==> flow/design.v <==
module alu(clk,src0,src1,shamt,func,dst,dst_EX_DM,ov,zr,neg);
localparam ADD	= 3'b000;
localparam SUB 	= 3'b001;
localparam AND	= 3'b010;
localparam NOR	= 3'b011; 
localparam SLL	= 3'b100;
localparam SRL	= 3'b101;
localparam SRA	= 3'b110;
localparam LHB  = 3'b111;
localparam ADDi 	= 4'b0000;
localparam ADDZi 	= 4'b0001;
localparam SUBi 	= 4'b0010;
localparam ANDi		= 4'b0011;
localparam NORi		= 4'b0100;
localparam SLLi		= 4'b0101;
localparam SRLi		= 4'b0110;
localparam SRAi		= 4'b0111;
localparam LWi		= 4'b1000;
localparam SWi		= 4'b1001;
localparam LHBi		= 4'b1010;
localparam LLBi		= 4'b1011;
localparam BRi		= 4'b1100;
localparam JALi		= 4'b1101;
localparam JRi		= 4'b1110;
localparam HLTi		= 4'b1111;
localparam RF2SRC0 	= 2'b00;
localparam IMM_BR2SRC0 = 2'b01;			 
localparam IMM_JMP2SRC0 = 2'b10;		 
localparam IMM2SRC0 = 2'b11;			 
localparam RF2SRC1	= 2'b00;
localparam IMM2SRC1 = 2'b01;			 
localparam NPC2SRC1 = 2'b10;			 
input clk;
input [15:0] src0,src1;
input [2:0] func;			 
input [3:0] shamt;			 
output [15:0] dst;			 
output reg [15:0] dst_EX_DM;
output ov,zr,neg;
wire [15:0] sum;		 
wire [15:0] sum_sat;	 
wire [15:0] src0_2s_cmp;
wire cin;
wire sat_neg,sat_pos;
wire shft_in;
wire [15:0] shft_l1,shft_l2,shft_l4,shft_l;		 
wire [15:0] shft_r1,shft_r2,shft_r4,shft_r;		 
assign src0_2s_cmp = (func==SUB) ? ~src0 : src0;	 
assign cin = (func==SUB) ? 1 : 0;					 
assign sum = src1 + src0_2s_cmp + cin;
assign sat_neg = (src1[15] && src0_2s_cmp[15] && ~sum[15]) ? 1 : 0;
assign sat_pos = (~src1[15] && !src0_2s_cmp[15] && sum[15]) ? 1 : 0;
assign sum_sat = (sat_pos) ? 16'h7fff :
                 (sat_neg) ? 16'h8000 :
				 sum;
assign ov = sat_pos | sat_neg;
assign shft_l1 = (shamt[0]) ? {src1[14:0],1'b0} : src1;
assign shft_l2 = (shamt[1]) ? {shft_l1[13:0],2'b00} : shft_l1;
assign shft_l4 = (shamt[2]) ? {shft_l2[11:0],4'h0} : shft_l2;
assign shft_l = (shamt[3]) ? {shft_l4[7:0],8'h00} : shft_l4;
assign shft_in = (func==SRA) ? src1[15] : 0;
assign shft_r1 = (shamt[0]) ? {shft_in,src1[15:1]} : src1;
assign shft_r2 = (shamt[1]) ? {{2{shft_in}},shft_r1[15:2]} : shft_r1;
assign shft_r4 = (shamt[2]) ? {{4{shft_in}},shft_r2[15:4]} : shft_r2;
assign shft_r = (shamt[3]) ? {{8{shft_in}},shft_r4[15:8]} : shft_r4;
assign dst = (func==AND) ? src1 & src0 :
			 (func==NOR) ? ~(src1 | src0) :
			 (func==SLL) ? shft_l :
			 ((func==SRL) || (func==SRA)) ? shft_r :
			 (func==LHB) ? {src1[7:0],src0[7:0]} : sum_sat;	 
assign zr = ~|dst;
assign neg = dst[15];
always @(posedge clk)
  dst_EX_DM <= dst;
endmodule
module br_bool(clk,rst_n,clk_z_ID_EX,clk_nv_ID_EX,br_instr_ID_EX,
               jmp_imm_ID_EX,jmp_reg_ID_EX,cc_ID_EX,zr,ov,neg,
			   zr_EX_DM,flow_change_ID_EX);
input clk,rst_n;
input clk_z_ID_EX;			 
input clk_nv_ID_EX;			 
input br_instr_ID_EX;		 
input jmp_imm_ID_EX;		 
input jmp_reg_ID_EX;		 
input [2:0] cc_ID_EX;		 
input zr,ov,neg;			 
output reg flow_change_ID_EX;		 
output reg zr_EX_DM;				 
reg neg_EX_DM,ov_EX_DM;
always @(posedge clk, negedge rst_n)
  if (!rst_n)
    zr_EX_DM  <= 0;
  else if (clk_z_ID_EX) 
    zr_EX_DM  <= zr;
always @(posedge clk, negedge rst_n)
  if (!rst_n)
    begin
      ov_EX_DM  <= 0;
	  neg_EX_DM <= 0;
	end
  else if (clk_nv_ID_EX)
    begin
      ov_EX_DM  <= ov;
	  neg_EX_DM <= neg;
	end
always @* begin
  flow_change_ID_EX = jmp_imm_ID_EX | jmp_reg_ID_EX;	 
  if (br_instr_ID_EX)
    case (cc_ID_EX)
	  3'b000 : flow_change_ID_EX = ~zr_EX_DM;
	  3'b001 : flow_change_ID_EX = zr_EX_DM;
	  3'b010 : flow_change_ID_EX = ~zr_EX_DM & ~neg_EX_DM;
	  3'b011 : flow_change_ID_EX = neg_EX_DM;
	  3'b100 : flow_change_ID_EX = zr_EX_DM | (~zr_EX_DM & ~neg_EX_DM);
	  3'b101 : flow_change_ID_EX = neg_EX_DM | zr_EX_DM;
	  3'b110 : flow_change_ID_EX = ov_EX_DM;
	  3'b111 : flow_change_ID_EX = 1;
	endcase
end
endmodule
module dst_mux(clk,dm_re_EX_DM,dm_rd_data_EX_DM,pc_EX_DM,dst_EX_DM,rf_w_data_DM_WB,jmp_imm_EX_DM);
input clk;
input dm_re_EX_DM;
input jmp_imm_EX_DM;
input [15:0] dm_rd_data_EX_DM;		 
input [15:0] pc_EX_DM;				 
input [15:0] dst_EX_DM;				 
output reg[15:0] rf_w_data_DM_WB;		 
always @(posedge clk)
  if (dm_re_EX_DM)
    rf_w_data_DM_WB <= dm_rd_data_EX_DM;
  else if (jmp_imm_EX_DM)
    rf_w_data_DM_WB <= pc_EX_DM;
  else
    rf_w_data_DM_WB <= dst_EX_DM;
endmodule
module src_mux(clk,stall_ID_EX,stall_EX_DM,src0sel_ID_EX,src1sel_ID_EX,p0,p1,
               imm_ID_EX,pc_ID_EX,p0_EX_DM,src0,src1,dst_EX_DM,dst_DM_WB,
			   byp0_EX,byp0_DM,byp1_EX,byp1_DM);
input clk;
input stall_ID_EX,stall_EX_DM;					 
input [1:0] src0sel_ID_EX,src1sel_ID_EX;		 
input [15:0] p0;					 
input [15:0] p1;					 
input [15:0] pc_ID_EX;				 
input [11:0] imm_ID_EX;				 
input [15:0] dst_EX_DM;				 
input [15:0] dst_DM_WB;				 
input byp0_EX,byp1_EX;				 
input byp0_DM,byp1_DM;				 
output reg [15:0] p0_EX_DM;			 
output [15:0] src0,src1;			 
reg [15:0] p0_ID_EX,p1_ID_EX;		 
wire[15:0] RF_p0,RF_p1;				 
localparam ADD	= 3'b000;
localparam SUB 	= 3'b001;
localparam AND	= 3'b010;
localparam NOR	= 3'b011; 
localparam SLL	= 3'b100;
localparam SRL	= 3'b101;
localparam SRA	= 3'b110;
localparam LHB  = 3'b111;
localparam ADDi 	= 4'b0000;
localparam ADDZi 	= 4'b0001;
localparam SUBi 	= 4'b0010;
localparam ANDi		= 4'b0011;
localparam NORi		= 4'b0100;
localparam SLLi		= 4'b0101;
localparam SRLi		= 4'b0110;
localparam SRAi		= 4'b0111;
localparam LWi		= 4'b1000;
localparam SWi		= 4'b1001;
localparam LHBi		= 4'b1010;
localparam LLBi		= 4'b1011;
localparam BRi		= 4'b1100;
localparam JALi		= 4'b1101;
localparam JRi		= 4'b1110;
localparam HLTi		= 4'b1111;
localparam RF2SRC0 	= 2'b00;
localparam IMM_BR2SRC0 = 2'b01;			 
localparam IMM_JMP2SRC0 = 2'b10;		 
localparam IMM2SRC0 = 2'b11;			 
localparam RF2SRC1	= 2'b00;
localparam IMM2SRC1 = 2'b01;			 
localparam NPC2SRC1 = 2'b10;			 
always @(posedge clk)
  if (!stall_ID_EX)
    begin
	  p0_ID_EX <= p0;
	  p1_ID_EX <= p1;
	end
assign RF_p0 = (byp0_EX) ? dst_EX_DM :		 
               (byp0_DM) ? dst_DM_WB :
			   p0_ID_EX;
assign RF_p1 = (byp1_EX) ? dst_EX_DM :		 
               (byp1_DM) ? dst_DM_WB :
			   p1_ID_EX;	
always @(posedge clk)
  if (!stall_EX_DM)
	p0_EX_DM <= RF_p0;
assign src0 = (src0sel_ID_EX == RF2SRC0) ? RF_p0 : 
              (src0sel_ID_EX == IMM_BR2SRC0) ? {{7{imm_ID_EX[8]}},imm_ID_EX[8:0]} :		 
			  (src0sel_ID_EX == IMM_JMP2SRC0) ? {{4{imm_ID_EX[11]}},imm_ID_EX[11:0]} :	 
              {{12{imm_ID_EX[3]}},imm_ID_EX[3:0]};		 
assign src1 = (src1sel_ID_EX == RF2SRC1) ? RF_p1 : 
              (src1sel_ID_EX == NPC2SRC1) ? pc_ID_EX :	 
			  {{8{imm_ID_EX[7]}},imm_ID_EX[7:0]};			 
endmodule
module pc(clk,rst_n,stall_IM_ID,dst_ID_EX,
          pc,pc_ID_EX,flow_change_ID_EX,pc_EX_DM);
input clk,rst_n;
input flow_change_ID_EX;			 
input stall_IM_ID;					 
input [15:0] dst_ID_EX;				 
output [15:0] pc;					 
output reg [15:0] pc_ID_EX;			 
output reg [15:0] pc_EX_DM;			 
reg [15:0] pc,pc_IM_ID;
wire [15:0] nxt_pc;
assign nxt_pc = pc + 1;
always @(posedge clk, negedge rst_n)
  if (!rst_n)
    pc <= 16'h0000;
  else if (!stall_IM_ID)	 
    if (flow_change_ID_EX)
      pc <= dst_ID_EX;
    else
	  pc <= nxt_pc;
always @(posedge clk)
  if (!stall_IM_ID)
    pc_IM_ID <= nxt_pc;		 
always @(posedge clk)
  pc_ID_EX <= pc_IM_ID;	 
always @(posedge clk)
  pc_EX_DM <= pc_ID_EX;	 
endmodule
module id(clk,rst_n,instr,zr_EX_DM,br_instr_ID_EX,jmp_imm_ID_EX,jmp_reg_ID_EX,
          jmp_imm_EX_DM,rf_re0,rf_re1,
          rf_we_DM_WB,rf_p0_addr,rf_p1_addr,rf_dst_addr_DM_WB,alu_func_ID_EX,src0sel_ID_EX,
		  src1sel_ID_EX,dm_re_EX_DM,dm_we_EX_DM,clk_z_ID_EX,clk_nv_ID_EX,instr_ID_EX,
		  cc_ID_EX, stall_IM_ID,stall_ID_EX,stall_EX_DM,hlt_DM_WB,byp0_EX,byp0_DM,
		  byp1_EX,byp1_DM,flow_change_ID_EX);
input clk,rst_n;
input [15:0] instr;					 
input zr_EX_DM;						 
input flow_change_ID_EX;
output reg jmp_imm_ID_EX;
output reg jmp_reg_ID_EX;
output reg br_instr_ID_EX;			 
output reg jmp_imm_EX_DM;			 
output reg rf_re0;					 
output reg rf_re1;					 
output reg rf_we_DM_WB;				 
output reg [3:0] rf_p0_addr;		 
output reg [3:0] rf_p1_addr;		 
output reg [3:0] rf_dst_addr_DM_WB;	 
output reg [2:0] alu_func_ID_EX;	 
output reg [1:0] src0sel_ID_EX;		 
output reg [1:0] src1sel_ID_EX;		 
output reg dm_re_EX_DM;				 
output reg dm_we_EX_DM;				 
output reg clk_z_ID_EX;				 
output reg clk_nv_ID_EX;			 
output [11:0] instr_ID_EX;			 
output [2:0] cc_ID_EX;				 
output stall_IM_ID;					 
output stall_ID_EX;					 
output stall_EX_DM;					 
output reg hlt_DM_WB;				 
output reg byp0_EX,byp0_DM;			 
output reg byp1_EX,byp1_DM;			 
reg br_instr;
reg jmp_imm;
reg jmp_reg;
reg rf_we;
reg hlt;
reg [3:0] rf_dst_addr;
reg [2:0] alu_func;
reg [1:0] src0sel,src1sel;
reg dm_re;
reg dm_we;
reg clk_z;
reg clk_nv;
reg cond_ex;
reg [15:0] instr_IM_ID;			 
reg	rf_we_ID_EX,rf_we_EX_DM;
reg [3:0] rf_dst_addr_ID_EX,rf_dst_addr_EX_DM;
reg	dm_re_ID_EX;
reg	dm_we_ID_EX;
reg hlt_ID_EX,hlt_EX_DM;
reg [11:0] instr_ID_EX;		 
reg flow_change_EX_DM;		 
reg cond_ex_ID_EX;			 
wire load_use_hazard,flush;
localparam ADD	= 3'b000;
localparam SUB 	= 3'b001;
localparam AND	= 3'b010;
localparam NOR	= 3'b011; 
localparam SLL	= 3'b100;
localparam SRL	= 3'b101;
localparam SRA	= 3'b110;
localparam LHB  = 3'b111;
localparam ADDi 	= 4'b0000;
localparam ADDZi 	= 4'b0001;
localparam SUBi 	= 4'b0010;
localparam ANDi		= 4'b0011;
localparam NORi		= 4'b0100;
localparam SLLi		= 4'b0101;
localparam SRLi		= 4'b0110;
localparam SRAi		= 4'b0111;
localparam LWi		= 4'b1000;
localparam SWi		= 4'b1001;
localparam LHBi		= 4'b1010;
localparam LLBi		= 4'b1011;
localparam BRi		= 4'b1100;
localparam JALi		= 4'b1101;
localparam JRi		= 4'b1110;
localparam HLTi		= 4'b1111;
localparam RF2SRC0 	= 2'b00;
localparam IMM_BR2SRC0 = 2'b01;			 
localparam IMM_JMP2SRC0 = 2'b10;		 
localparam IMM2SRC0 = 2'b11;			 
localparam RF2SRC1	= 2'b00;
localparam IMM2SRC1 = 2'b01;			 
localparam NPC2SRC1 = 2'b10;			 
always @(posedge clk, negedge rst_n)
  if (!rst_n)
    instr_IM_ID <= 16'hb000;			 
  else if (!stall_IM_ID)
    instr_IM_ID <= instr;				 
always @(posedge clk)
  if (!stall_ID_EX)
    begin
	  br_instr_ID_EX 	<= br_instr & !load_use_hazard & !flush;
	  jmp_imm_ID_EX   	<= jmp_imm & !load_use_hazard & !flush;
	  jmp_reg_ID_EX   	<= jmp_reg & !load_use_hazard & !flush;
	  rf_we_ID_EX     	<= rf_we & !load_use_hazard & !flush;
	  rf_dst_addr_ID_EX	<= rf_dst_addr;
	  alu_func_ID_EX    <= alu_func;
	  src0sel_ID_EX		<= src0sel;
	  src1sel_ID_EX		<= src1sel;
	  dm_re_ID_EX       <= dm_re & !load_use_hazard & !flush;
	  dm_we_ID_EX       <= dm_we & !load_use_hazard & !flush;
	  clk_z_ID_EX		<= clk_z & !load_use_hazard & !flush;
	  clk_nv_ID_EX		<= clk_nv & !load_use_hazard & !flush;
	  instr_ID_EX		<= instr_IM_ID[11:0];
	  cond_ex_ID_EX 	<= cond_ex;
	end
always @(posedge clk)
  if (!stall_EX_DM)
    begin
	  rf_we_EX_DM		<= rf_we_ID_EX & (!(cond_ex_ID_EX & !zr_EX_DM));	 
	  rf_dst_addr_EX_DM <= rf_dst_addr_ID_EX;
      dm_re_EX_DM		<= dm_re_ID_EX;
	  dm_we_EX_DM		<= dm_we_ID_EX;
	  jmp_imm_EX_DM 	<= jmp_imm_ID_EX;
	end
always @(posedge clk) begin
  rf_we_DM_WB 		<= rf_we_EX_DM;
  rf_dst_addr_DM_WB <= rf_dst_addr_EX_DM;
end
always @(posedge clk, negedge rst_n)
  if (!rst_n) 
    begin
	  byp0_EX <= 1'b0;
	  byp0_DM <= 1'b0;
	  byp1_EX <= 1'b0;
	  byp1_DM <= 1'b0;
	end
  else
    begin
	  byp0_EX <= (rf_dst_addr_ID_EX==rf_p0_addr) ? (rf_we_ID_EX & !(cond_ex_ID_EX & !zr_EX_DM) & |rf_p0_addr) : 1'b0;
	  byp0_DM <= (rf_dst_addr_EX_DM==rf_p0_addr) ? (rf_we_EX_DM & |rf_p0_addr) : 1'b0;
	  byp1_EX <= (rf_dst_addr_ID_EX==rf_p1_addr) ? (rf_we_ID_EX & !(cond_ex_ID_EX & !zr_EX_DM) & |rf_p1_addr) : 1'b0;
	  byp1_DM <= (rf_dst_addr_EX_DM==rf_p1_addr) ? (rf_we_EX_DM & |rf_p1_addr) : 1'b0;
	end
always @(posedge clk, negedge rst_n)
  if (!rst_n)
    begin
	  hlt_ID_EX <= 1'b0;
	  hlt_EX_DM <= 1'b0;
	  hlt_DM_WB <= 1'b0;
    end
  else
    begin
	  hlt_ID_EX <= hlt & !flush | hlt_ID_EX;	 
	  hlt_EX_DM <= hlt_ID_EX;
	  hlt_DM_WB <= hlt_EX_DM;
	end
always @(posedge clk, negedge rst_n)
  if (!rst_n)
    flow_change_EX_DM <= 1'b0;
  else if(!stall_EX_DM)
    flow_change_EX_DM <= flow_change_ID_EX;
assign flush = flow_change_ID_EX | flow_change_EX_DM | hlt_ID_EX | hlt_EX_DM;
assign load_use_hazard = (((rf_dst_addr_ID_EX==rf_p0_addr) && rf_re0) || 
                          ((rf_dst_addr_ID_EX==rf_p1_addr) && rf_re1)) ? dm_re_ID_EX : 1'b0;
assign stall_IM_ID = hlt_ID_EX | load_use_hazard;
assign stall_ID_EX = 1'b0;  
assign stall_EX_DM = 1'b0;  
assign cc_ID_EX = instr_ID_EX[11:9];
always @* begin
  br_instr = 0;
  jmp_imm = 0;
  jmp_reg = 0;
  rf_re0 = 0;
  rf_re1 = 0;
  rf_we = 0;
  rf_p0_addr = instr_IM_ID[3:0];
  rf_p1_addr = instr_IM_ID[7:4];
  rf_dst_addr = instr_IM_ID[11:8];
  alu_func = ADD;
  src0sel = RF2SRC0;
  src1sel = RF2SRC1;
  dm_re = 0;
  dm_we = 0;
  clk_z = 0;
  clk_nv = 0;
  hlt = 0;
  cond_ex = 0;
  case (instr_IM_ID[15:12])
    ADDi : begin
	  rf_re0 = 1;
	  rf_re1 = 1;
	  rf_we = 1;
      clk_z = 1;
      clk_nv = 1;
	end
	ADDZi : begin
	  rf_re0 = 1;
	  rf_re1 = 1;
	  rf_we = 1;	 
      clk_z = 1;
      clk_nv = 1;
	  cond_ex = 1;	 
	end
	SUBi : begin
	  rf_re0 = 1;
	  rf_re1 = 1;
	  rf_we = 1;
      alu_func = SUB;	
      clk_z = 1;
      clk_nv = 1;	  
	end
	ANDi : begin
	  rf_re0 = 1;
	  rf_re1 = 1;
	  rf_we = 1;
      alu_func = AND;
	  clk_z = 1;
	end
	NORi : begin
	  rf_re0 = 1;
	  rf_re1 = 1;
	  rf_we = 1;
      alu_func = NOR;
	  clk_z = 1;
	end	
	SLLi : begin
	  rf_re1 = 1;
	  rf_we = 1;
      alu_func = SLL;
	  clk_z = 1;
	end	
	SRLi : begin
	  rf_re1 = 1;
	  rf_we = 1;
      alu_func = SRL;
	  clk_z = 1;
	end	
	SRAi : begin
	  rf_re1 = 1;
	  rf_we = 1;
      alu_func = SRA;
	  clk_z = 1;
	end
	LWi : begin
	  src0sel = IMM2SRC0;		 
	  rf_re1 = 1;
	  rf_we = 1;
	  dm_re = 1;
	end
	SWi : begin
	  src0sel = IMM2SRC0;					 
	  rf_re1 = 1;							 
	  rf_re0 = 1;							 
	  rf_p0_addr = instr_IM_ID[11:8];		 
	  dm_we = 1;
	end
	LHBi : begin
	  rf_re0 = 1;
	  rf_p0_addr = instr_IM_ID[11:8];		 
	  src1sel = IMM2SRC1;					 
	  rf_we = 1;
	  alu_func = LHB;
	end
	LLBi : begin
	  rf_re0 = 1;					 
	  rf_p0_addr = 4'h0;			 
	  src1sel = IMM2SRC1;			 
	  rf_we = 1;
	end
    BRi : begin
	  src0sel = IMM_BR2SRC0;		 
	  src1sel = NPC2SRC1;			 
	  br_instr = 1;
	end
	JALi : begin
	  src0sel = IMM_JMP2SRC0;		 
	  src1sel = NPC2SRC1;			 
	  rf_we = 1;
	  rf_dst_addr = 4'hF;			 
	  jmp_imm = 1;
	end
	JRi : begin
	  rf_re0 = 1;					 
	  rf_p0_addr = 4'h0;
	  rf_re1 = 1;					 
	  jmp_reg = 1;
	end
	HLTi : begin
	  hlt = 1;
	end
  endcase
end
endmodule
module rf(clk,p0_addr,p1_addr,p0,p1,re0,re1,dst_addr,dst,we);
input clk;
input [3:0] p0_addr, p1_addr;			 
input re0,re1;							 
input [3:0] dst_addr;					 
input [15:0] dst;						 
input we;								 
output [15:0] p0,p1;  					 
reg [15:0] mem[0:15];					 
always @(posedge clk)
  if (we)
    mem[dst_addr] <= dst;
assign p0 = (p0_addr == 4'h0) ? 16'b0 : ((we && (p0_addr == dst_addr)) ? dst : mem[p0_addr]);
assign p1 = (p1_addr == 4'h0) ? 16'b0 : ((we && (p1_addr == dst_addr)) ? dst : mem[p1_addr]);
endmodule
module cpu(clk,rst_n, iaddr, instr, wdata, we, addr, re, rdata, hlt);
input clk,rst_n;
input [15:0] instr;				 
input [15:0] rdata; 			 
output we, re; 
output [15:0] iaddr;			 
output [15:0] addr; 
output [15:0] wdata; 
output hlt;						 
wire [11:0] instr_ID_EX;		 
wire [15:0] src0,src1;			 
wire [15:0] dst_EX_DM;			 
wire [15:0] dst_ID_EX;			 
wire [15:0] pc_ID_EX;			 
wire [15:0] pc_EX_DM;			 
wire [15:0] rf_w_data_DM_WB;	 
wire [15:0] p0,p1;				 
wire [3:0] rf_p0_addr;			 
wire [3:0] rf_p1_addr;			 
wire [3:0] rf_dst_addr_DM_WB;	 
wire [2:0] alu_func_ID_EX;		 
wire [1:0] src0sel_ID_EX;		 
wire [1:0] src1sel_ID_EX;		 
wire [2:0] cc_ID_EX;			 
wire [15:0] p0_EX_DM;			 
wire stall_IM_ID,stall_ID_EX,stall_EX_DM;
wire flow_change_ID_EX,zr_EX_DM,br_instr_ID_EX,jmp_imm_ID_EX,jmp_reg_ID_EX,jmp_imm_EX_DM;
wire rf_re0,rf_re1,rf_we_DM_WB,dm_re_EX_DM,dm_we_EX_DM,clk_z_ID_EX,clk_nv_ID_EX;
wire hlt_DM_WB,byp0_EX,byp0_DM,byp1_EX,byp1_DM;
wire ov,zr,neg;
pc iPC(.clk(clk), .rst_n(rst_n), .stall_IM_ID(stall_IM_ID), .pc(iaddr), .dst_ID_EX(dst_ID_EX),
       .pc_ID_EX(pc_ID_EX), .pc_EX_DM(pc_EX_DM), .flow_change_ID_EX(flow_change_ID_EX));
id	iID(.clk(clk), .rst_n(rst_n), .instr(instr), .zr_EX_DM(zr_EX_DM), .br_instr_ID_EX(br_instr_ID_EX),
        .jmp_imm_ID_EX(jmp_imm_ID_EX), .jmp_reg_ID_EX(jmp_reg_ID_EX), .jmp_imm_EX_DM(jmp_imm_EX_DM), .rf_re0(rf_re0),
		.rf_re1(rf_re1), .rf_we_DM_WB(rf_we_DM_WB), .rf_p0_addr(rf_p0_addr), .rf_p1_addr(rf_p1_addr),
		.rf_dst_addr_DM_WB(rf_dst_addr_DM_WB), .alu_func_ID_EX(alu_func_ID_EX),
		.src0sel_ID_EX(src0sel_ID_EX), .src1sel_ID_EX(src1sel_ID_EX), .dm_re_EX_DM(dm_re_EX_DM),
		.dm_we_EX_DM(dm_we_EX_DM), .clk_z_ID_EX(clk_z_ID_EX), .clk_nv_ID_EX(clk_nv_ID_EX),
		.instr_ID_EX(instr_ID_EX), .cc_ID_EX(cc_ID_EX), .stall_IM_ID(stall_IM_ID),
		.stall_ID_EX(stall_ID_EX), .stall_EX_DM(stall_EX_DM), .hlt_DM_WB(hlt_DM_WB),
		.byp0_EX(byp0_EX), .byp0_DM(byp0_DM), .byp1_EX(byp1_EX), .byp1_DM(byp1_DM),
		.flow_change_ID_EX(flow_change_ID_EX));
rf iRF(.clk(clk), .p0_addr(rf_p0_addr), .p1_addr(rf_p1_addr), .p0(p0), .p1(p1),
       .re0(rf_re0), .re1(rf_re1), .dst_addr(rf_dst_addr_DM_WB), .dst(rf_w_data_DM_WB),
 	   .we(rf_we_DM_WB));
src_mux ISRCMUX(.clk(clk), .stall_ID_EX(stall_ID_EX), .stall_EX_DM(stall_EX_DM),
                .src0sel_ID_EX(src0sel_ID_EX), .src1sel_ID_EX(src1sel_ID_EX), .p0(p0), .p1(p1),
                .imm_ID_EX(instr_ID_EX), .pc_ID_EX(pc_ID_EX), .p0_EX_DM(p0_EX_DM),
				.src0(src0), .src1(src1), .dst_EX_DM(dst_EX_DM), .dst_DM_WB(rf_w_data_DM_WB),
			    .byp0_EX(byp0_EX), .byp0_DM(byp0_DM), .byp1_EX(byp1_EX), .byp1_DM(byp1_DM));
alu iALU(.clk(clk), .src0(src0), .src1(src1), .shamt(instr_ID_EX[3:0]), .func(alu_func_ID_EX),
         .dst(dst_ID_EX), .dst_EX_DM(dst_EX_DM), .ov(ov), .zr(zr), .neg(neg));
dst_mux iDSTMUX(.clk(clk), .dm_re_EX_DM(dm_re_EX_DM), .dm_rd_data_EX_DM(rdata),
                .dst_EX_DM(dst_EX_DM), .pc_EX_DM(pc_EX_DM), .rf_w_data_DM_WB(rf_w_data_DM_WB),
				.jmp_imm_EX_DM(jmp_imm_EX_DM));
br_bool iBRL(.clk(clk), .rst_n(rst_n), .clk_z_ID_EX(clk_z_ID_EX), .clk_nv_ID_EX(clk_nv_ID_EX),
             .br_instr_ID_EX(br_instr_ID_EX), .jmp_imm_ID_EX(jmp_imm_ID_EX),
			 .jmp_reg_ID_EX(jmp_reg_ID_EX), .cc_ID_EX(cc_ID_EX), .zr(zr), .ov(ov),
			 .zr_EX_DM(zr_EX_DM), .neg(neg), .flow_change_ID_EX(flow_change_ID_EX));	
assign wdata = p0_EX_DM; 
assign addr = dst_EX_DM; 
assign re = dm_re_EX_DM;
assign we = dm_we_EX_DM; 
assign hlt = hlt_DM_WB;
endmodule
; ---- Tool chain data of cpu
; What the tools print for cpu, step after step.
; Line numbers count from 1 in the design file above.
; Operators: Yosys type, input widths -> output width; for muxes data width and select width s.
; Cell names lack the library's common part.
; A cell with n/a has no value.
[setup]
top_module = cpu
clock_port = clk
lib = sky130hd
lib_corner = tt_025C_1v80

; ---- Word level
; Yosys after proc, flatten, opt, wreduce and memory -nomap, before mapping. Enables and synchronous resets that opt folds into registers are not counted as muxes. Print and check cells are not counted. Equal cells are merged and count once.
; Yosys's memory passes give these memory sizes; they may raise the number of words (mostly to a power of two), join words into wider ones and drop unused or constant bits.
[bits]
regBits = 184
ramBits = 256
clocked_rd_ports_x_width = 32
memories = 1
out_inout_bits = 51
wordCells = 229
[op_classes]
n_addsub = 3
equal = 36
mux = 59
bitwise = 41
reduce_logical = 49
[memory_table]
columns = memory, words, width, read_ports, wr, line_no
row1 = iRF.mem, 16, 16, 2, 1, 535  ; reg [15:0] mem[0:15];
[ops]
columns = op, count
row1 = $mux 16, 29
row2 = $reduce_or 15->1, 7
row3 = $reduce_or 12->1, 4
row4 = $not 16->16, 2
row5 = $eq 4x4->1 const B, 8
row6 = $and 1x1->1, 24
row7 = $eq 3x3->1 const B, 8
row8 = $pmux 3 s8, 1
row9 = $pmux 1 s2, 12
row10 = $reduce_or 9->1, 2
row11 = $add 16x1->16, 1
row12 = $add 16x1->16 const B, 1
row13 = $add 16x16->16, 1
row14 = $and 16x16->16, 1
row15 = $or 16x16->16, 1
row16 = $reduce_or 16->1, 1
row17 = $eq 4x3->1 const B, 4
row18 = $eq 4x4->1, 4
row19 = $reduce_or 8->1, 2
row20 = $reduce_or 13->1, 1
row21 = $eq 3x2->1 const B, 4
row22 = $logic_not 4->1, 3
row23 = $reduce_or 4->1, 3
row24 = $pmux 4 s3, 1
row25 = $reduce_or 11->1, 1
row26 = $mux 1, 11
row27 = $reduce_or 2->1, 5
row28 = $or 1x1->1, 9
; Not listed: further kinds 19, cells in them 37.

; ---- Longest topological paths
; Depth = most cells in a row (Yosys ltp): at word level without a register or memory, in the mapped netlist without a sequential cell, where the memories' decode and read muxes count.
[logic_depth]
depth_word = 20
ABC_AREA = 0
ltp_mapped = 19
depth_no_buf = 16

; ---- Synthesis result
; The flow's flattened synthesis, as Yosys stat reports it; memories are mapped. The netlist is that of the ABC_AREA named above (0 if unset); the other value can give another one.
; The area totals of this step are shown rounded.
[types]
columns = type, count
row1 = edfxtp_1, 272
row2 = dfxtp_1, 162
row3 = mux4_2, 98
row4 = nand2_1, 426
row5 = dfrtp_1, 40
row6 = mux2i_1, 80
row7 = o21ai_0, 109
row8 = clkbuf_1, 128
row9 = a21oi_1, 93
row10 = nand3_1, 93
row11 = a311oi_1, 52
row12 = nor2_1, 119
row13 = xnor2_1, 36
row14 = and3_1, 50
row15 = mux2_2, 26
row16 = nand2b_1, 46
row17 = xor2_1, 27
row18 = a31oi_1, 36
; Other cell types: 67; their cells: 446.
[synth_totals]
cells = 2339
synth_area_um2 = 25000
sequential_area_um2 = 12500
flip_flops = 477
; By module: a second synthesis without flattening, with its own total; a netlist apart from the flattened one above.
[hier_totals]
cells_unflattened = 1933
hier_area_um2 = 24800
; Rows give one instance, submodules left out.
[modules]
columns = mod, n_inst, n_cells, area_um2
row1 = rf, 1, 623, 12200
row2 = alu, 1, 580, 4110
row3 = src_mux, 1, 222, 2730
row4 = id, 1, 238, 2710
row5 = pc, 1, 182, 2290
row6 = dst_mux, 1, 69, 666
row7 = br_bool, 1, 19, 178
row8 = cpu, 1, 0, 0.0

; ---- Worst setup path after synthesis
; OpenSTA on the mapped netlist: ideal clock, no wires. The path of least setup slack (recovery checks aside). Input and output delay are each 20% of the period. Register names are those of the netlist, which keeps one name where synthesis merged equal registers.
[synth_path]
kind = register -> register
startpoint = reg iID.src1sel_ID_EX[0]
endpoint = reg iBRL.zr_EX_DM
period_ps = 6200
setup_ps = 104
t_first_pin_ps = 0
t_arrival_ps = 4708
t_required_ps = 6096
path_slack_ps = 1388
path_delay_ps = 4812
path_stages = 19
synth_period_reached_ps = 4812
; "path_delay_ps" is the arrival time less input delay plus setup time.
; "path_stages": output pins that drive a net of the path, with the launching flip-flop's if there is one; two outputs of one cell count as two.
; "synth_period_reached_ps" = period - worst setup slack (recovery checks aside). The figure is calculated, with input and output delays left at 20% of the set period.
; Between the ends stands the longest chain of elaborated cells between them, by number of cells; it is not shown to be the way that was timed. Of several equally long chains one is given.
; A line is the first line of the expression or statement that the cell stems from. Yosys adds cells for indexed reads and writes and turns some case tables into memories.
[synth_between]
path_cell_list = dfxtp_1 buf_2 buf_1 clkbuf_1 buf_1 a21o_1 inv_1 ha_1 a21oi_1 o21ai_0 a211oi_1 mux2_2 or4_1 clkbuf_1 a311oi_1 o22ai_1 nor4_1 nand4b_1 o41ai_2
elab_chain_len = 17
[synth_rtl]
columns = element, line_no
row1 = "start, declared", 259  ; output reg [1:0] src1sel_ID_EX;
row2 = "start, assigned", 341  ; src1sel_ID_EX <= src1sel;
row3 = $eq 2x2->1, 206  ; (src1sel_ID_EX == NPC2SRC1) ? pc_ID_EX :
row4 = $mux 16, 206
row5 = $mux 16, 205  ; assign src1 = (src1sel_ID_EX == RF2SRC1) ? RF_p1 :
row6 = $add 16x16->16, 50  ; assign sum = src1 + src0_2s_cmp + cin;
row7 = $add 16x1->16, 50
row8 = $not 1->1, 51  ; assign sat_neg = (src1[15] && src0_2s_cmp[15] && ~sum[15]) ? 1 : 0;
row9 = $logic_and 1x1->1, 51
row10 = [3 not listed], n/a
row11 = $mux 16, 70  ; (func==LHB) ? {src1[7:0],src0[7:0]} : sum_sat;
row12 = $mux 16, 69  ; ((func==SRL) || (func==SRA)) ? shft_r :
row13 = $mux 16, 68  ; (func==SLL) ? shft_l :
row14 = $mux 16, 67  ; (func==NOR) ? ~(src1 | src0) :
row15 = $mux 16, 66  ; assign dst = (func==AND) ? src1 & src0 :
row16 = $reduce_or 16->1, 71  ; assign zr = ~|dst;
row17 = $logic_not 1->1, 71
row18 = "end, assigned", 92  ; zr_EX_DM  <= 0;
row19 = "end, assigned", 94  ; zr_EX_DM  <= zr;
row20 = "end, declared", 88  ; output reg zr_EX_DM;
; Some nets on the timed path still bear RTL names; the line given drives or declares the net.
[synth_named_nets]
columns = net, line_no
row1 = dst_ID_EX[15], 66

; ---- Path in the finished layout
; Path of least setup slack in the final report of flow run A (OpenROAD, finished layout, wires in). Where an end is a register, its clock arrival counts in the times.
; The path's times are printed in steps of 10 ps; the period is the one set.
[layout_path]
kind = register -> register
startpoint = reg iID.byp0_DM
endpoint = reg iBRL.zr_EX_DM
period_ps = 3880
setup_ps = 100
t_first_pin_ps = 620
t_arrival_ps = 5060
t_required_ps = 4400
path_slack_ps = -660
path_stages = 22
; Between the ends stands the longest chain of elaborated cells between them, by number of cells; it is not shown to be the way that was timed. Of several equally long chains one is given.
[layout_between]
path_cell_list = dfrtp_2 buf_12 buf_8 mux2i_4 o21ai_2 a21o_1 xor2_1 ha_1 nand4_1 nor3_2 a211oi_4 buf_6 a21oi_4 o31a_1 buf_6 nor2_4 buf_4 buf_6 buf_6 a21boi_2 a311o_2 o41ai_2
elab_chain_len = 19
[layout_rtl]
columns = element, line_no
row1 = "start, declared", 270  ; output reg byp0_EX,byp0_DM;
row2 = "start, assigned", 366  ; byp0_DM <= 1'b0;
row3 = "start, assigned", 373  ; byp0_DM <= (rf_dst_addr_EX_DM==rf_p0_addr) ? (rf_we_EX_DM & |rf_p0_addr) : 1'b0;
row4 = $mux 16, 193  ; (byp0_DM) ? dst_DM_WB :
row5 = $mux 16, 192  ; assign RF_p0 = (byp0_EX) ? dst_EX_DM :
row6 = $mux 16, 201  ; assign src0 = (src0sel_ID_EX == RF2SRC0) ? RF_p0 :
row7 = $not 16->16, 48  ; assign src0_2s_cmp = (func==SUB) ? ~src0 : src0;
row8 = $mux 16, 48
row9 = $add 16x16->16, 50  ; assign sum = src1 + src0_2s_cmp + cin;
row10 = $add 16x1->16, 50
row11 = [5 not listed], n/a
row12 = $mux 16, 70  ; (func==LHB) ? {src1[7:0],src0[7:0]} : sum_sat;
row13 = $mux 16, 69  ; ((func==SRL) || (func==SRA)) ? shft_r :
row14 = $mux 16, 68  ; (func==SLL) ? shft_l :
row15 = $mux 16, 67  ; (func==NOR) ? ~(src1 | src0) :
row16 = $mux 16, 66  ; assign dst = (func==AND) ? src1 & src0 :
row17 = $reduce_or 16->1, 71  ; assign zr = ~|dst;
row18 = $logic_not 1->1, 71
row19 = "end, assigned", 92  ; zr_EX_DM  <= 0;
row20 = "end, assigned", 94  ; zr_EX_DM  <= zr;
row21 = "end, declared", 88  ; output reg zr_EX_DM;
; Some nets on the timed path still bear RTL names; the line given drives or declares the net.
[layout_named_nets]
columns = net, line_no
row1 = ISRCMUX.RF_p0[13], 192
row2 = dst_ID_EX[14], 66

; Module cpu, platform sky130hd: 6 stored runs of the flow (Yosys, OpenROAD) with differing settings, in no particular order. Input and output delays are each 20% of the period that was set; the output load is 0.01 pF.
; "achievedPeriod_ps" means the clock period less the worst setup slack. The figure is calculated, with input and output delays left at 20% of the set period.
; "worst_setup_path_time_ps" means the part of the period allowed to the worst setup path (the constraints hold back 20% at inputs and 20% at outputs) less its slack; where the path has registers, the arrival times of their clocks count too.
; "worst_setup_path_time_ps" is given in steps of 10 ps.
; The measured numbers are rounded.

[flow run A: settings]
CELL_PAD_IN_SITES_DETAIL_PLACEMENT = 0
CORE_ASPECT_RATIO = 1.7
CORE_UTILIZATION = 34
GPL_TIMING_DRIVEN = 1
MAX_ROUTING_LAYER = met5
MIN_ROUTING_LAYER = met1
SETUP_SLACK_MARGIN = -0.23
SLEW_MARGIN = 40
period_ns = 3.88
CAP_MARGIN = 20
CORE_MARGIN = 2
[flow run A: results]
synthArea_um2 = 25000
worst_setup_path_time_ps = 4540
worstPathKind = register -> register
tns_setup_ps = -9580
achievedPeriod_ps = 4539
worst_setup_slack_ps = -659
utilization_pct = 45.3
die_um2 = 75700
final_cell_area_um2 = 33000

[flow run B: settings]
ABC_AREA = 1
CAP_MARGIN = 20
CELL_PAD_IN_SITES_DETAIL_PLACEMENT = 0
CELL_PAD_IN_SITES_GLOBAL_PLACEMENT = 2
CORE_ASPECT_RATIO = 1.61
CORE_MARGIN = 3
CORE_UTILIZATION = 50
CTS_CLUSTER_DIAMETER = 298
CTS_CLUSTER_SIZE = 35
GPL_ROUTABILITY_DRIVEN = 1
GPL_TIMING_DRIVEN = 1
MAX_ROUTING_LAYER = met5
PLACE_DENSITY_LB_ADDON = 0.28
SLEW_MARGIN = 15
TNS_END_PERCENT = 45
period_ns = 8.4
[flow run B: results]
tns_setup_ps = 0
final_cell_area_um2 = 25700
die_um2 = 50400
worst_setup_slack_ps = 3300
achievedPeriod_ps = 5101
utilization_pct = 55.0
worst_setup_path_time_ps = 5100
worstPathKind = register -> register
synthArea_um2 = 23800

[flow run C: settings]
ABC_AREA = 1
CAP_MARGIN = 20
CELL_PAD_IN_SITES_DETAIL_PLACEMENT = 0
CELL_PAD_IN_SITES_GLOBAL_PLACEMENT = 2
CORE_ASPECT_RATIO = 1.61
CORE_MARGIN = 3
CORE_UTILIZATION = 50
CTS_CLUSTER_DIAMETER = 230
CTS_CLUSTER_SIZE = 35
GPL_ROUTABILITY_DRIVEN = 1
GPL_TIMING_DRIVEN = 1
MAX_ROUTING_LAYER = met5
PLACE_DENSITY_LB_ADDON = 0.28
SETUP_SLACK_MARGIN = 1.4
SLEW_MARGIN = 15
TNS_END_PERCENT = 40
period_ns = 8.4
[flow run C: results]
worst_setup_path_time_ps = 5100
worstPathKind = register -> register
synthArea_um2 = 23800
final_cell_area_um2 = 25700
die_um2 = 50400
utilization_pct = 55.0
worst_setup_slack_ps = 3300
tns_setup_ps = 0
achievedPeriod_ps = 5101

[flow run D: settings]
CAP_MARGIN = 20
CELL_PAD_IN_SITES_DETAIL_PLACEMENT = 0
CELL_PAD_IN_SITES_GLOBAL_PLACEMENT = 2
CORE_ASPECT_RATIO = 1.61
CORE_MARGIN = 3
CORE_UTILIZATION = 50
CTS_CLUSTER_DIAMETER = 298
CTS_CLUSTER_SIZE = 35
GPL_ROUTABILITY_DRIVEN = 1
GPL_TIMING_DRIVEN = 0
MAX_ROUTING_LAYER = met5
PLACE_DENSITY_LB_ADDON = 0.28
SETUP_SLACK_MARGIN = -0.01
SLEW_MARGIN = 15
TNS_END_PERCENT = 45
period_ns = 8.4
[flow run D: results]
achievedPeriod_ps = 7551
utilization_pct = 55.8
worst_setup_slack_ps = 849
worst_setup_path_time_ps = 7550
worstPathKind = register -> register
synthArea_um2 = 25000
final_cell_area_um2 = 27500
die_um2 = 52700
tns_setup_ps = 0

[flow run E: settings]
ABC_AREA = 1
CORE_ASPECT_RATIO = 0.77
CORE_UTILIZATION = 16
GPL_ROUTABILITY_DRIVEN = 0
GPL_TIMING_DRIVEN = 0
MAX_ROUTING_LAYER = met5
PLACE_DENSITY = 0.67
SETUP_SLACK_MARGIN = 0.44
period_ns = 7.04
CAP_MARGIN = 20
CORE_MARGIN = 2
SLEW_MARGIN = 20
[flow run E: results]
utilization_pct = 19.6
achievedPeriod_ps = 5981
worst_setup_path_time_ps = 5980
worstPathKind = register -> register
synthArea_um2 = 23800
worst_setup_slack_ps = 1060
tns_setup_ps = 0
final_cell_area_um2 = 29000
die_um2 = 152000

[flow run F: settings]
ABC_AREA = 0
CAP_MARGIN = 20
CELL_PAD_IN_SITES_DETAIL_PLACEMENT = 0
CELL_PAD_IN_SITES_GLOBAL_PLACEMENT = 2
CORE_ASPECT_RATIO = 1.61
CORE_MARGIN = 3
CORE_UTILIZATION = 50
CTS_CLUSTER_DIAMETER = 230
CTS_CLUSTER_SIZE = 35
GPL_ROUTABILITY_DRIVEN = 0
GPL_TIMING_DRIVEN = 1
MAX_ROUTING_LAYER = met5
PLACE_DENSITY_LB_ADDON = 0.28
SETUP_SLACK_MARGIN = 1.4
SLEW_MARGIN = 15
TNS_END_PERCENT = 40
period_ns = 8.4
[flow run F: results]
synthArea_um2 = 25000
final_cell_area_um2 = 27000
worst_setup_path_time_ps = 6420
worstPathKind = register -> register
tns_setup_ps = 0
achievedPeriod_ps = 6420
die_um2 = 52700
utilization_pct = 54.9
worst_setup_slack_ps = 1980
